==> flow/design.v <==
`timescale 1ns/100ps
module mult_stage( input clock, reset, start, nuke, 
		   input [63:0] product_in, mplier_in, mcand_in,
		   output logic done,
		   output logic [63:0] product_out, mplier_out, mcand_out
		  );
	logic [63:0] prod_in_reg, partial_prod_reg;
	logic [63:0] partial_product, next_mplier, next_mcand;
	assign product_out = prod_in_reg + partial_prod_reg;
	assign partial_product = mplier_in[7:0] * mcand_in;
	assign next_mplier = {8'b0,mplier_in[63:8]};
	assign next_mcand = {mcand_in[55:0],8'b0};
	always_ff @(posedge clock) begin
		prod_in_reg      <= product_in;
		partial_prod_reg <= partial_product;
		mplier_out       <= next_mplier;
		mcand_out        <= next_mcand;
	end
	always_ff @(posedge clock) begin
		if(reset)
			done <= 1'b0;
		else if(nuke)
			done <= 1'b0;
		else
			done <= start;
	end
endmodule
`timescale 1ns/100ps
module mult(	input clock, reset, nuke, 
		input [63:0] mcand, mplier,
		input start,
		output [63:0] product,
		output done
	   );
  	logic [63:0] mcand_out, mplier_out;
  	logic [(7*64)-1:0] internal_products, internal_mcands, internal_mpliers;
  	logic [6:0] internal_dones;
	mult_stage mstage [7:0]  (
		.clock(clock),
		.reset(reset),
		.nuke(nuke), 
		.product_in({internal_products,64'h0}),
		.mplier_in({internal_mpliers,mplier}),
		.mcand_in({internal_mcands,mcand}),
		.start({internal_dones,start}),
		.product_out({product,internal_products}),
		.mplier_out({mplier_out,internal_mpliers}),
		.mcand_out({mcand_out,internal_mcands}),
		.done({done,internal_dones})
	);
endmodule
Reports on mult --
The steps from the RTL of mult to its reports follow in flow order. Lines are those of the file above, counted from 1. Library cell names are shortened. Not given: -
Set-up: top mult, clock port clock, library sky130hd, library corner tt_025C_1v80

Elaborated design --
Counts by Yosys on the flattened word-level netlist (proc, flatten, opt, wreduce; memories kept). Register bits leave out memories and registers merged into their read ports (data or address); mux counts leave out enables and synchronous resets folded into registers. Print and check cells are left out. Cells with the same type and inputs are merged into one.
Cells by class: $add $sub $neg 7, multiply operators 8, reduce/logical cells 1
Operators with widths (number):
- 8-bit by 64-bit multiplier with 64-bit output | 1
- 64-bit adder | 7
- 8-bit by 56-bit multiplier with 56-bit output | 1
- 8-bit by 48-bit multiplier with 48-bit output | 1
- 8-bit by 40-bit multiplier with 40-bit output | 1
- 8-bit by 32-bit multiplier with 32-bit output | 1
- 8-bit by 24-bit multiplier with 24-bit output | 1
- 8-bit by 16-bit multiplier with 16-bit output | 1
- 8-bit by 8-bit multiplier with 8-bit output | 1
- 2-bit OR reduction | 1
Storage and ports: register bits 1192, input port bits 132, output and inout bits 65

Depth --
Yosys ltp: most cells in a row. Word level: on the elaborated netlist, between registers, memories and ports. Mapped: between sequential cells and ports; inverters and the memories' decode and read muxes count.
Logic depth: depth in word-level cells 1, ABC_AREA 0, gate-level depth with buffers 23, depth with buffers taken out 21

After synthesis --
Source: synth_stat.txt of the flow (Yosys; design flattened, memories mapped). It holds for the ABC_AREA given above (unset counts as 0); a run with the other value may have another netlist.
Cells by type:
- fa_1 | number 1447, area in all 2.9E+04 sq um
- dfxtp_1 | number 1192, area in all 2.39E+04 sq um
- and2_1 | number 1505, area in all 9415.28 sq um
- ha_1 | number 569, area in all 7.12E+03 sq um
- inv_1 | number 1262, area in all 4.74E+03 sq um
- xnor2_1 | number 401, area in all 3.51E+03 sq um
- nand2_1 | number 768, area in all 2.88E+03 sq um
- a21oi_1 | number 381, area in all 1.91E+03 sq um
- a21o_1 | number 232, area in all 1741.67 sq um
- xor2_1 | number 129, area in all 1.13E+03 sq um
- o21ai_0 | number 222, area in all 1.11E+03 sq um
- nor2_1 | number 251, area in all 942.154 sq um
- clkbuf_1 | number 232, area in all 870.835 sq um
- o21a_1 | number 67, area in all 502.982 sq um
- o21bai_1 | number 61, area in all 457.939 sq um
- nand3_1 | number 90, area in all 450.432 sq um
- buf_4 | number 56, area in all 420.403 sq um
- nand2b_1 | number 66, area in all 412.896 sq um
Not listed: further types 61, cells in them 511.
Mapped netlist: cell count 9442, chip area (Yosys) 94169.1 sq um, sequential part of the area 23862.9 sq um, flip-flop cells 1192
By module: a second synthesis without flattening, with its own total; a netlist apart from the flattened one above.
Unflattened totals: cells (unflattened synthesis) 19361, area total of the unflattened synthesis 184750.9 sq um
Rows give one instance, submodules left out.
Modules:
- mult_stage | times used 8, cells 2420, area 23093.4 sq um, seq. area 4824.6 sq um
- mult | times used 1, cells 1, area 3.8 sq um, seq. area 0.0 sq um

Path before layout --
Source: OpenSTA report_checks on the synthesized netlist (no wires, ideal clock, input and output delay 20% of the period each), path of least setup slack; recovery checks are left aside. Register names are those of the netlist, which keeps one name where synthesis merged equal registers.
Path post-synthesis: path kind input to register, start point input mplier[5], end point register mstage[0].partial_prod_reg[48], clock period 7.0 ns, setup time 0.125 ns, time at the first pin 1.400 ns, arrival 6.360 ns, slack 0.516 ns, path delay 5.085 ns, stages 22, buffers on the path 2, synthesis period reached 6.484 ns
"path delay" is the arrival time less input delay plus setup time. "stages" counts driving pins, that of a launching flip-flop among them; a cell with two outputs on the path counts twice. "synthesis period reached" = period - worst setup slack (recovery checks aside). The figure is calculated, with input and output delays left at 20% of the set period. The rows between start and end are the longest chain of elaborated cells between them; the timing report does not say that the signal goes this way. Where chains are equally long, one stands for them. Each line given opens the expression or statement behind the cell; cells for indexed reads and writes are added by Yosys, which also makes memories of some case tables.
Between the ends, post-synthesis: path through clkbuf_1 clkbuf_1 nand2_1 fa_1 inv_1 fa_1 fa_1 inv_1 fa_1 inv_1 ha_1 a2111oi_0 o21ai_0 a32oi_1 o21ai_0 a21oi_1 o21ai_0 o21ai_0 o41a_1 o21ai_0 a21oi_1 xnor2_1, cells in the longest elaborated chain 1
RTL lines, path post-synthesis:
- start, declared | RTL line 30 | input [63:0] mcand, mplier,
- 8-bit by 64-bit multiplier with 64-bit output | RTL line 10
- end, assigned | RTL line 15
- end, declared | RTL line 7 | logic [63:0] prod_in_reg, partial_prod_reg;

Timing after layout --
From the final timing report of record 1: the path of least setup slack in the routed layout; clock arrival at registers is part of the times.
Path after layout: path kind input to register, start point input mplier[2], end point register mstage[0].partial_prod_reg[49], clock period 6.66 ns, setup time 0.12 ns, time at the first pin 1.33 ns, arrival 7.16 ns, slack 0.17 ns, stages 23, buffers on the path 4
The rows between start and end are the longest chain of elaborated cells between them; the timing report does not say that the signal goes this way. Where chains are equally long, one stands for them.
Between the ends, after layout: path through clkdlybuf4s50_1 buf_12 buf_4 and2_1 fa_1 fa_1 fa_1 inv_1 fa_1 inv_1 ha_1 and3_1 and2_1 o2111ai_2 o211a_1 o21ai_0 nand2_1 a32oi_1 buf_4 a21oi_1 o31ai_1 a221oi_1 xnor2_1, cells in the longest elaborated chain 1
RTL lines, path after layout:
- start, declared | RTL line 30 | input [63:0] mcand, mplier,
- 8-bit by 64-bit multiplier with 64-bit output | RTL line 10
- end, assigned | RTL line 15
- end, declared | RTL line 7 | logic [63:0] prod_in_reg, partial_prod_reg;

# Flow runs of mult

Settings and measured results of 4 stored flow runs for module mult (sky130hd), not sorted in any way. The constraints put input and output delay at 20% of the set period each and load the outputs with 0.01 pF.
"reached clock period" is the run's clock period less its worst setup slack. It is reckoned from that one timing run; input and output delays stay at 20% of the period that was set.
"worst path time" is the time allowed to the run's worst setup path (the clock period less input and output delay, where it has them) less its slack. Clock arrival times count: a late capture clock shortens it, a late launch clock lengthens it.
"power consumption": no workload was simulated; the value follows from the tool's default switching activity.

* Record 1 | settings: CORE_UTILIZATION 40; period_ns 6.66; CAP_MARGIN 20; CORE_MARGIN 2; SLEW_MARGIN 20 | results: utilization of the finished layout 45.3%; setup TNS 0.000 ns; worst hold slack after layout 0.292 ns; worst slack on setup checks 0.170 ns; die area 239322.0 sq um; worst path time 5.16 ns; critical path kind input to register; Yosys chip area after synthesis 94169.1 sq um; reached clock period 6.490 ns; standard-cell area after layout 106234.0 sq um; power consumption 54.172 mW
* Record 2 | settings: ABC_AREA 0; CAP_MARGIN 25; CELL_PAD_IN_SITES_DETAIL_PLACEMENT 1; CORE_ASPECT_RATIO 1.8; CORE_UTILIZATION 67; CTS_CLUSTER_DIAMETER 56; GPL_ROUTABILITY_DRIVEN 1; GPL_TIMING_DRIVEN 0; PLACE_DENSITY_LB_ADDON 0.1; SLEW_MARGIN 0; TNS_END_PERCENT 45; period_ns 4.13; CORE_MARGIN 2 | did not finish, clock tree synthesis stopped with DPL-0033
* Record 3 | settings: CELL_PAD_IN_SITES_GLOBAL_PLACEMENT 1; CORE_MARGIN 8; CORE_UTILIZATION 44; CTS_CLUSTER_SIZE 25; GPL_ROUTABILITY_DRIVEN 0; GPL_TIMING_DRIVEN 1; PLACE_DENSITY_LB_ADDON 0.12; SETUP_SLACK_MARGIN 1.15; SLEW_MARGIN 15; period_ns 3.86; CAP_MARGIN 20 | results: reached clock period 5.370 ns; die area 229082.0 sq um; setup TNS -183.210 ns; worst hold slack after layout 0.290 ns; power consumption 116.002 mW; utilization of the finished layout 56.6%; worst path time 5.37 ns; critical path kind register to register; Yosys chip area after synthesis 94169.1 sq um; worst slack on setup checks -1.510 ns; standard-cell area after layout 120887.0 sq um
* Record 4 | settings: CORE_UTILIZATION 40; CTS_CLUSTER_SIZE 69; PLACE_DENSITY 0.79; period_ns 7.0; CAP_MARGIN 20; CORE_MARGIN 2; SLEW_MARGIN 20 | results: standard-cell area after layout 105192.0 sq um; die area 239322.0 sq um; setup TNS 0.000 ns; power consumption 50.088 mW; reached clock period 6.535 ns; Yosys chip area after synthesis 94169.1 sq um; worst path time 5.13 ns; critical path kind input to register; worst hold slack after layout 0.317 ns; utilization of the finished layout 44.8%; worst slack on setup checks 0.465 ns
